==> flow/design.v <==
module ellipse_generator
#(
parameter  int  BITS_RES            = 12,             
parameter  int  BITS_RAD            = BITS_RES - 1,   
parameter  bit  USE_ALTERA_IP       = 0               
)
(
  input logic                        clk,               
  input logic                        reset,             
  input logic                        enable,            
  input logic                        run,               
  input logic         [1:0]          quadrant,          
  input logic                        ellipse_filled,    
  input logic  signed [BITS_RES-1:0] Xc,                
  input logic  signed [BITS_RES-1:0] Yc,                
  input logic  signed [BITS_RES-1:0] Xr,                
  input logic  signed [BITS_RES-1:0] Yr,                
  input logic                        ena_pause,         
  output logic                       busy,              
  output logic signed [BITS_RES:0]   X_coord,           
  output logic signed [BITS_RES:0]   Y_coord,           
  output logic                       pixel_data_rdy,    
  output logic                       ellipse_complete   
);
logic               draw_line ;
logic        [1:0]  quadrant_latch ;     
logic        [3:0]  sub_function ;     
logic               inv ;     
logic               draw_flat ;     
logic               filled ;     
logic signed   [BITS_RES-1:0]   x ;     
logic signed   [BITS_RES-1:0]   y ;     
logic signed   [BITS_RES-1:0]   xcr ;     
logic signed   [BITS_RES-1:0]   ycr ;     
logic signed   [BITS_RES-1:0]   xrr ;     
logic signed   [BITS_RES-1:0]   yrr ;     
logic signed   [BITS_RAD*3+1:0] p ;     
logic signed   [BITS_RAD*3+1:0] px ;     
logic signed   [BITS_RAD*3+1:0] py ;     
logic unsigned [BITS_RAD*2-1:0] rx2 ;     
logic unsigned [BITS_RAD*2-1:0] ry2 ;     
logic unsigned [BITS_RAD*1-1:0] alu_mult_a ;  
logic unsigned [BITS_RAD*2-1:0] alu_mult_b ;  
logic unsigned [BITS_RAD*3-1:0] alu_mult_y     ;  
logic               pixel_data_rdy_int ;     
logic               busy_int ;     
logic               ena_process ;     
logic               freeze ;     
     always_ff @(posedge clk) if (ena_process) alu_mult_y <= alu_mult_a * alu_mult_b ;
always_comb begin
   pixel_data_rdy = pixel_data_rdy_int && !ena_pause ;  
   busy           = busy_int || run ;                   
   ena_process    = enable && !(ena_pause && pixel_data_rdy_int);
end
always_ff @( posedge clk or posedge reset ) begin
   if ( reset ) begin
      draw_line          <= 1'b0  ;
      pixel_data_rdy_int <= 1'b0  ;
      busy_int           <= 1'b0  ;
      ellipse_complete   <= 1'b0  ;
      quadrant_latch     <= 2'b0  ;
      sub_function       <= 4'd0  ;  
      x                  <= 0 ;
      y                  <= 0 ;
      xcr                <= 0 ;
      ycr                <= 0 ;
      xrr                <= 0 ;
      yrr                <= 0 ;
      p                  <= 0 ;
      rx2                <= 0 ;
      ry2                <= 0 ;
      px                 <= 0 ;
      py                 <= 0 ;
      inv                <= 1'b0 ;       
      draw_flat          <= 1'b0 ;
      filled             <= 1'b0 ;
      freeze             <= 1'b0 ;
      X_coord            <= (BITS_RES)'(0);
      Y_coord            <= (BITS_RES)'(0);
      alu_mult_a         <= (BITS_RAD*1)'(0);
      alu_mult_b         <= (BITS_RAD*2)'(0);
   end
   else if ( ena_process  ) begin 
if (!freeze) begin
  if (inv==0) begin
    case ( quadrant_latch )
      4'd0 : begin
             X_coord    <=  xcr + x;
             Y_coord    <=  ycr + y;
             end
      4'd1 : begin
             X_coord    <=  xcr - x;
             Y_coord    <=  ycr + y;
             end
      4'd2 : begin
             X_coord    <=  xcr + x;
             Y_coord    <=  ycr - y;
             end
      4'd3 : begin
             X_coord    <=  xcr - x;
             Y_coord    <=  ycr - y;
             end
      endcase
  end else begin
  case ( quadrant_latch )
      4'd0 : begin
             Y_coord    <=  xcr + x;
             X_coord    <=  ycr + y;
             end
      4'd1 : begin
             Y_coord    <=  xcr + x;
             X_coord    <=  ycr - y;
             end
      4'd2 : begin
             Y_coord    <=  xcr - x;
             X_coord    <=  ycr + y;
             end
      4'd3 : begin
             Y_coord    <=  xcr - x;
             X_coord    <=  ycr - y;
             end
      endcase
  end
end else begin   
  if (((X_coord==xcr)&& !inv) || ((X_coord==ycr)&& inv) )  freeze     <= 1'b0;            
  if (((X_coord>xcr)&& !inv)  || ((X_coord>ycr)&& inv)  )  X_coord    <= X_coord - 1'b1;  
  if (((X_coord<xcr)&& !inv)  || ((X_coord<ycr)&& inv)  )  X_coord    <= X_coord + 1'b1;  
end
casez ( sub_function )
    4'd0 : begin  
      if ( run ) begin   
         quadrant_latch <= quadrant ;  
         if ( ( Xr == 0 ) && ( Yr == 0 ) ) begin  
            x                  <= 0    ;  
            y                  <= 0    ;  
            pixel_data_rdy_int <= 1'b0  ;  
            ellipse_complete   <= 1'b0  ;  
            sub_function       <= 4'd9  ;  
            draw_line          <= 1'b1  ;  
            busy_int           <= 1'b1  ;  
            xcr       <= Xc ;  
            ycr       <= Yc ;
            xrr       <= 0 ;
            yrr       <= 0 ;
            inv       <= 1'b0 ;
            draw_flat <= 1'b0 ;
            freeze    <= 1'b0 ;
         end
         else begin  
            sub_function       <= sub_function + 1'd1  ;  
            draw_line          <= 1'b1  ;  
            busy_int           <= 1'b1  ;  
            pixel_data_rdy_int <= 1'b0  ;  
            ellipse_complete   <= 1'b0  ;  
            xcr       <= Xc ;  
            ycr       <= Yc ;
            xrr       <= Xr ;
            yrr       <= Yr ;
            inv       <= 1'b0 ;
            draw_flat <= 1'b0 ;
            filled    <= ellipse_filled ;
            freeze    <= 1'b0 ;
         end  
      end  
    end  
    4'd1 : begin  
     alu_mult_a[BITS_RAD*1-1:0]          <= xrr[BITS_RAD-1:0] ;
     alu_mult_b[BITS_RAD*1-1:0]          <= xrr[BITS_RAD-1:0] ;
     alu_mult_b[BITS_RAD*2-1:BITS_RAD*1] <= 0     ;
     x                                   <= 0     ;
     y                                   <= yrr   ;
     draw_flat                           <= 1'b0  ;
     p                                   <= 0     ;
     sub_function                        <= sub_function + 1'd1  ;  
    end
    4'd2 : begin  
     alu_mult_a[BITS_RAD*1-1:0]          <= yrr[BITS_RAD-1:0] ;
     alu_mult_b[BITS_RAD*1-1:0]          <= yrr[BITS_RAD-1:0] ;
     alu_mult_b[BITS_RAD*2-1:BITS_RAD*1] <= 0     ;
     sub_function                        <= sub_function + 1'd1  ;  
    end
    4'd3 : begin  
     rx2[BITS_RAD*2-1:0]                <= alu_mult_y[BITS_RAD*2-1:0] ;  
     alu_mult_a[BITS_RAD*1-1:0]          <= yrr[BITS_RAD-1:0] ;
     alu_mult_b[BITS_RAD*2-1:0]          <= alu_mult_y[BITS_RAD*2-1:0] ;
     ry2                                 <= (BITS_RAD*2)'((alu_mult_y[BITS_RAD*2-1:0] + 2) >> 2) ;  
     px                                  <= 0     ;                                  
     sub_function                        <= sub_function + 1'd1  ;                   
    end
    4'd4 : begin  
     px                                 <= px + ry2 ;  
     ry2[BITS_RAD*2-1:0]                <= alu_mult_y[BITS_RAD*2-1:0] ;  
     sub_function                       <= sub_function + 1'd1  ;  
    end
    4'd5 : begin  
     px                                 <= px + ry2 - alu_mult_y[BITS_RAD*3-1:0] ;  
     py                                 <= (alu_mult_y[((BITS_RAD)*3-1):0]) << 1 ;  
     sub_function                       <= sub_function + 1'd1  ;  
    end
    4'd6 : begin  
     p                                  <= px  ;  
     px                                 <= 0;
              if (xrr<2) sub_function   <= sub_function + 2'd2  ;  
              else       sub_function   <= sub_function + 1'd1  ;  
    end
    4'd7 : begin  
  if (!freeze) begin
       if (px <= py) begin   
                     pixel_data_rdy_int <= 1'b1  ;  
		             x                  <= x + 1'd1 ;
		             px                 <= px + (ry2<<1);
                     if (inv && filled) freeze <= 1'b1;    
		             if (p <= 0) begin
	                             p  <= p + ry2 + (px + (ry2<<1)) ;
		                         end else begin
		                         if (!inv && filled)  freeze <= 1'b1;      
                                 y  <= y - 1'd1;
                                 py <= py - (rx2<<1);
                                 p  <= p + ry2 + (px + (ry2<<1)) - (py - (rx2<<1)) ;
                                 end
       end else begin  
          pixel_data_rdy_int <= 1'b0  ;                 
          sub_function       <= sub_function + 1'd1  ;  
       end
   end  
    end  
    4'd8 : begin  
if (!freeze) begin
if (((y<2) || draw_flat) && x <= xrr ) begin  
    draw_flat          <= 1'b1 ;       
    y                  <= 0        ;   
              if (draw_flat) begin               
              pixel_data_rdy_int <= 1'b1  ;      
              x                  <= x + 1'd1 ;   
              end
    end else begin
          if (inv) begin
                   pixel_data_rdy_int <= 1'b0  ;  
                   sub_function       <= 4'd0  ;  
                   inv                <= 1'b0  ;  
                   draw_line          <= 1'b0  ;  
                   ellipse_complete   <= 1'b1  ;
                   busy_int           <= 1'b0  ;  
          end else begin
                   pixel_data_rdy_int <= 1'b0  ;  
                   sub_function       <= 4'd1  ;  
                   inv                <= 1'b1  ;  
                   xcr                <= ycr   ;  
                   ycr                <= xcr   ;
                   xrr                <= yrr   ;  
                   yrr                <= xrr   ;
          end
     end  
    end  
    end  
    4'd9 : begin  
            pixel_data_rdy_int <= 1'b1                 ;  
            sub_function       <= sub_function + 1'd1  ;  
    end
    default : begin                 
    sub_function       <= 4'd0  ;   
    draw_line          <= 1'b0  ;   
    pixel_data_rdy_int <= 1'b0  ;  
    sub_function       <= 4'd0  ;  
    ellipse_complete   <= 1'b1  ;
    busy_int           <= 1'b0  ;  
    end
  endcase  
      if (!draw_line && !run ) begin
         pixel_data_rdy_int <= 1'b0 ;  
         ellipse_complete   <= 1'b0 ;  
         busy_int           <= 1'b0 ;  
      end
   end  
end
endmodule
; Reports on ellipse_generator
; What the tools print for ellipse_generator, step after step.
; Lines are those of the file above, counted from 1.
; Operators: Yosys type, input widths -> output width; for muxes data width and select width s.
; Library cell names are shortened.
; The mark -- stands for no value.
[setup]
top_module = ellipse_generator
clock_port = clk
library = sky130hd
corner = tt_025C_1v80

; Word level
; Yosys after proc, flatten, opt, wreduce and memory -nomap, before mapping. Memory bits, and registers merged into a memory's read port (data or address), are not among the register bits. Print and check cells are not counted.
[classes]
n_addsub = 18
n_mul = 1
n_cmp = 9
n_eq = 35
muxes = 104
logic = 3
n_reduce_logical = 69
[ops]
columns = op, count
row1 = $mul 11x22->33, 1
row2 = $mux 12, 30
row3 = $mux 35, 8
row4 = $pmux 35 s4, 1
row5 = $pmux 35 s3, 1
row6 = $pmux 13 s2, 4
row7 = $pmux 12 s4, 2
row8 = $pmux 12 s2, 4
row9 = $add 35x22->35, 2
row10 = $pmux 35 s2, 1
row11 = $mux 13, 5
row12 = $pmux 22 s2, 1
row13 = $pmux 11 s2, 2
row14 = $le 35x1->1 const B, 1
row15 = $add 35x23->35, 1
row16 = $sub 35x23->35, 1
row17 = $sub 35x33->35, 1
row18 = $add 35x35->35, 1
row19 = $sub 35x35->35, 1
row20 = $le 35x35->1, 1
row21 = $pmux 11 s3, 1
row22 = $reduce_and 6->1, 5
row23 = $mux 1, 30
row24 = $mux 4, 7
row25 = $add 12x12->13, 2
row26 = $sub 12x12->13, 2
row27 = $gt 13x12->1, 2
row28 = $lt 13x12->1, 2
; Other operator kinds: 43; their cells: 119.
[bits]
reg_bits = 327
out_inout_bits = 29
wordCells = 266

; Logic depth
; Depth = most cells in a row (Yosys ltp): at word level without a register or memory, in the mapped netlist without a sequential cell, where the memories' decode and read muxes count.
[depth]
ltp_word = 11
ABC_AREA = 0
ltp_mapped = 33
depth_no_buf = 33

; Synthesis result
; The flow's flattened synthesis, as Yosys stat reports it; memories are mapped. The netlist is that of the ABC_AREA named above (0 if unset); the other value can give another one.
; The area totals of this step are shown rounded.
[synth_totals]
cell_count = 4462
synth_area_mm2 = 0.0369
seqArea_mm2 = 0.008323
ffs = 326
[types]
columns = cell, count
row1 = dfrtp_1, 293
row2 = ha_1, 388
row3 = fa_1, 211
row4 = nand2_1, 603
row5 = o21ai_0, 331
row6 = xnor2_1, 181
row7 = inv_1, 413
row8 = a21oi_1, 303
row9 = nor2_1, 314
row10 = edfxtp_1, 33
row11 = a21o_1, 105
row12 = xor2_1, 86
row13 = and2_1, 113
row14 = clkbuf_1, 184
row15 = a31oi_1, 85
row16 = o21a_1, 48
row17 = nand3_1, 66
row18 = nand2b_1, 51
; Other cell types: 91; their cells: 654.

; Timing after synthesis
; Path of least setup slack by OpenSTA after synthesis, without wires, with an ideal clock, recovery checks aside; 20% of the period is set as input and as output delay. Where synthesis merged equal registers, the netlist keeps one of their names.
[synth_timing]
path_kind = reg-to-reg
from = reg px[1]
to = reg p[34]
clock_period_ns = 7.5
t_arrival_ns = 6.505
required_time_ns = 7.405
path_slack_ns = 0.900
path_delay_ns = 6.600
path_stages = 34
n_path_buf = 0
period_less_setup_slack_ns = 6.6
; "path_delay_ns" = arrival - input delay + setup time.
; "path_stages" counts driving pins, that of a launching flip-flop among them; a cell with two outputs on the path counts twice.
; "period_less_setup_slack_ns" is the clock period less the worst setup slack; recovery checks do not enter. This is arithmetic on one report: input and output delays are still those of the set period (20% each).
; Between the ends stands the longest chain of elaborated cells between them, by number of cells; it is not shown to be the way that was timed. Of several equally long chains one is given.
; Each line given opens the expression or statement behind the cell; cells for indexed reads and writes are added by Yosys, which also makes memories of some case tables.
; A register here has more assigning lines than the two given.
[synth_via]
cell_sequence = dfrtp_1 -> ha_1 -> inv_1 -> fa_1 -> nand2b_1 -> a21oi_1 -> nor2b_1 -> a21oi_1 -> a21o_1 -> a21oi_1 -> xnor2_1 -> fa_1 -> ha_1 -> and3_1 -> o311a_1 -> a211o_1 -> a21oi_1 -> o21bai_1 -> a21oi_1 -> o21ai_0 -> xor2_1 -> ha_1 -> a21o_1 -> a21o_1 -> a2111oi_0 -> o21ai_0 -> a221oi_1 -> o21a_1 -> o21ai_0 -> a21oi_1 -> xnor3_1 -> nand2_1 -> xnor2_1 -> o31ai_1
elab_chain_cells = 7
[synth_rtl]
columns = element, line
row1 = from (decl), 38  ; logic signed   [BITS_RAD*3+1:0] px ;
row2 = from (assign), 191  ; px                                 <= px + ry2 ;
row3 = from (assign), 196  ; px                                 <= px + ry2 - alu_mult_y[BITS_RAD*3-1:0] ;
row4 = $add 35x23->35, 219  ; p  <= p + ry2 + (px + (ry2<<1)) - (py - (rx2<<1)) ;
row5 = $add 35x35->35, 219
row6 = $sub 35x35->35, 219
row7 = $mux 35, 213  ; if (p <= 0) begin
row8 = $mux 35, 208  ; if (px <= py) begin
row9 = $mux 35, 207  ; if (!freeze) begin
row10 = $pmux 35 s3, 129  ; casez ( sub_function )
row11 = to (assign), 201  ; p                                  <= px  ;
row12 = to (assign), 214  ; p <= p + ry2 + (px + (ry2<<1)) ;
row13 = to (decl), 37  ; logic signed   [BITS_RAD*3+1:0] p ;

; Worst path after layout
; From the final timing report of entry A: the path of least setup slack in the routed layout; clock arrival at registers is part of the times.
[layout_timing]
path_kind = reg-to-reg
from = reg px[4]
to = reg p[31]
clock_period_ns = 7.2
t_arrival_ns = 7.37
required_time_ns = 7.67
path_slack_ns = 0.30
path_stages = 32
n_path_buf = 2
; Between the ends stands the longest chain of elaborated cells between them, by number of cells; it is not shown to be the way that was timed. Of several equally long chains one is given.
; A register here has more assigning lines than the two given.
[layout_via]
cell_sequence = dfrtp_2 -> ha_4 -> o211ai_1 -> a21oi_4 -> o211ai_1 -> a31oi_2 -> or4_4 -> a31o_4 -> a311oi_4 -> buf_4 -> xnor2_4 -> fa_2 -> ha_4 -> nand2_2 -> o21ai_2 -> o41a_1 -> and2_4 -> a31o_4 -> o21ai_2 -> nand2b_1 -> xor2_2 -> ha_4 -> buf_6 -> a21o_1 -> a21o_1 -> a21oi_2 -> o41ai_4 -> a21o_1 -> a21oi_2 -> xnor2_1 -> a222oi_1 -> a21oi_1
elab_chain_cells = 7
[layout_rtl]
columns = element, line
row1 = from (decl), 38  ; logic signed   [BITS_RAD*3+1:0] px ;
row2 = from (assign), 191  ; px                                 <= px + ry2 ;
row3 = from (assign), 196  ; px                                 <= px + ry2 - alu_mult_y[BITS_RAD*3-1:0] ;
row4 = $add 35x23->35, 219  ; p  <= p + ry2 + (px + (ry2<<1)) - (py - (rx2<<1)) ;
row5 = $add 35x35->35, 219
row6 = $sub 35x35->35, 219
row7 = $mux 35, 213  ; if (p <= 0) begin
row8 = $mux 35, 208  ; if (px <= py) begin
row9 = $mux 35, 207  ; if (!freeze) begin
row10 = $pmux 35 s3, 129  ; casez ( sub_function )
row11 = to (assign), 201  ; p                                  <= px  ;
row12 = to (assign), 214  ; p <= p + ry2 + (px + (ry2<<1)) ;
row13 = to (decl), 37  ; logic signed   [BITS_RAD*3+1:0] p ;

; Flow measurements of ellipse_generator on sky130hd: 5 stored runs with different settings, listed in no order. Input and output delays are each 20% of the period that was set; the output load is 0.01 pF.
; "period_less_ws_ns" = clock period - worst setup slack. The figure is calculated, with input and output delays left at 20% of the set period.
; "timing.worst_path_ns" = time allowed to the worst setup path (clock period - input delay - output delay, where it has them) - its slack; a late launch clock adds to it, a late capture clock takes from it.
; The measured numbers are rounded.

[entry A: settings]
CAP_MARGIN = 20
CELL_PAD_IN_SITES_GLOBAL_PLACEMENT = 1
CORE_UTILIZATION = 20
CTS_CLUSTER_DIAMETER = 281
CTS_CLUSTER_SIZE = 15
MAX_ROUTING_LAYER = met5
PLACE_DENSITY = 0.89
SETUP_SLACK_MARGIN = 2.07
SLEW_MARGIN = 5
period_ns = 7.2
CORE_MARGIN = 2
[entry A: results]
die_area_mm2 = 0.188
period_less_ws_ns = 6.901
fin_hold_ws_ns = 0.503
setup_ws_ns = 0.299
layout_stdcell_area_mm2 = 0.04468
timing.worst_path_ns = 6.90
worst_path_kind = reg-to-reg
setupTns_ns = 0.000
ys_area_mm2 = 0.0369
final_util_pct = 24.4

[entry B: settings]
CORE_MARGIN = 4
CORE_UTILIZATION = 23
CTS_CLUSTER_DIAMETER = 306
CTS_CLUSTER_SIZE = 72
GPL_ROUTABILITY_DRIVEN = 0
GPL_TIMING_DRIVEN = 1
HOLD_SLACK_MARGIN = -0.03
MAX_ROUTING_LAYER = met4
MIN_ROUTING_LAYER = met2
SETUP_SLACK_MARGIN = -0.59
period_ns = 7.5
CAP_MARGIN = 20
SLEW_MARGIN = 20
[entry B: results]
die_area_mm2 = 0.1669
period_less_ws_ns = 7.619
fin_hold_ws_ns = 0.485
setup_ws_ns = -0.119
layout_stdcell_area_mm2 = 0.04048
timing.worst_path_ns = 7.62
worst_path_kind = reg-to-reg
setupTns_ns = -0.119
ys_area_mm2 = 0.0369
final_util_pct = 25.5

[entry C: settings]
CORE_MARGIN = 4
CORE_UTILIZATION = 23
CTS_CLUSTER_DIAMETER = 306
GPL_TIMING_DRIVEN = 1
MAX_ROUTING_LAYER = met5
period_ns = 7.5
CAP_MARGIN = 20
SLEW_MARGIN = 20
[entry C: results]
die_area_mm2 = 0.1669
period_less_ws_ns = 7.197
fin_hold_ws_ns = 0.481
setup_ws_ns = 0.303
layout_stdcell_area_mm2 = 0.04141
timing.worst_path_ns = 7.20
worst_path_kind = reg-to-reg
setupTns_ns = 0.000
ys_area_mm2 = 0.0369
final_util_pct = 26.1

[entry D: settings]
CORE_MARGIN = 4
CORE_UTILIZATION = 23
CTS_CLUSTER_DIAMETER = 306
GPL_ROUTABILITY_DRIVEN = 0
GPL_TIMING_DRIVEN = 1
HOLD_SLACK_MARGIN = -0.03
MAX_ROUTING_LAYER = met4
period_ns = 7.5
CAP_MARGIN = 20
SLEW_MARGIN = 20
[entry D: results]
die_area_mm2 = 0.1669
period_less_ws_ns = 7.142
fin_hold_ws_ns = 0.486
setup_ws_ns = 0.358
layout_stdcell_area_mm2 = 0.04129
timing.worst_path_ns = 7.14
worst_path_kind = reg-to-reg
setupTns_ns = 0.000
ys_area_mm2 = 0.0369
final_util_pct = 26.0

[entry E: settings]
CORE_MARGIN = 4
CTS_CLUSTER_DIAMETER = 161
GPL_TIMING_DRIVEN = 0
MAX_ROUTING_LAYER = met5
period_ns = 7.5
CAP_MARGIN = 20
CORE_UTILIZATION = 40
SLEW_MARGIN = 20
[entry E: results]
die_area_mm2 = 0.09718
period_less_ws_ns = 7.266
fin_hold_ws_ns = 0.488
setup_ws_ns = 0.234
layout_stdcell_area_mm2 = 0.04122
timing.worst_path_ns = 7.27
worst_path_kind = reg-to-reg
setupTns_ns = 0.000
ys_area_mm2 = 0.0369
final_util_pct = 45.0
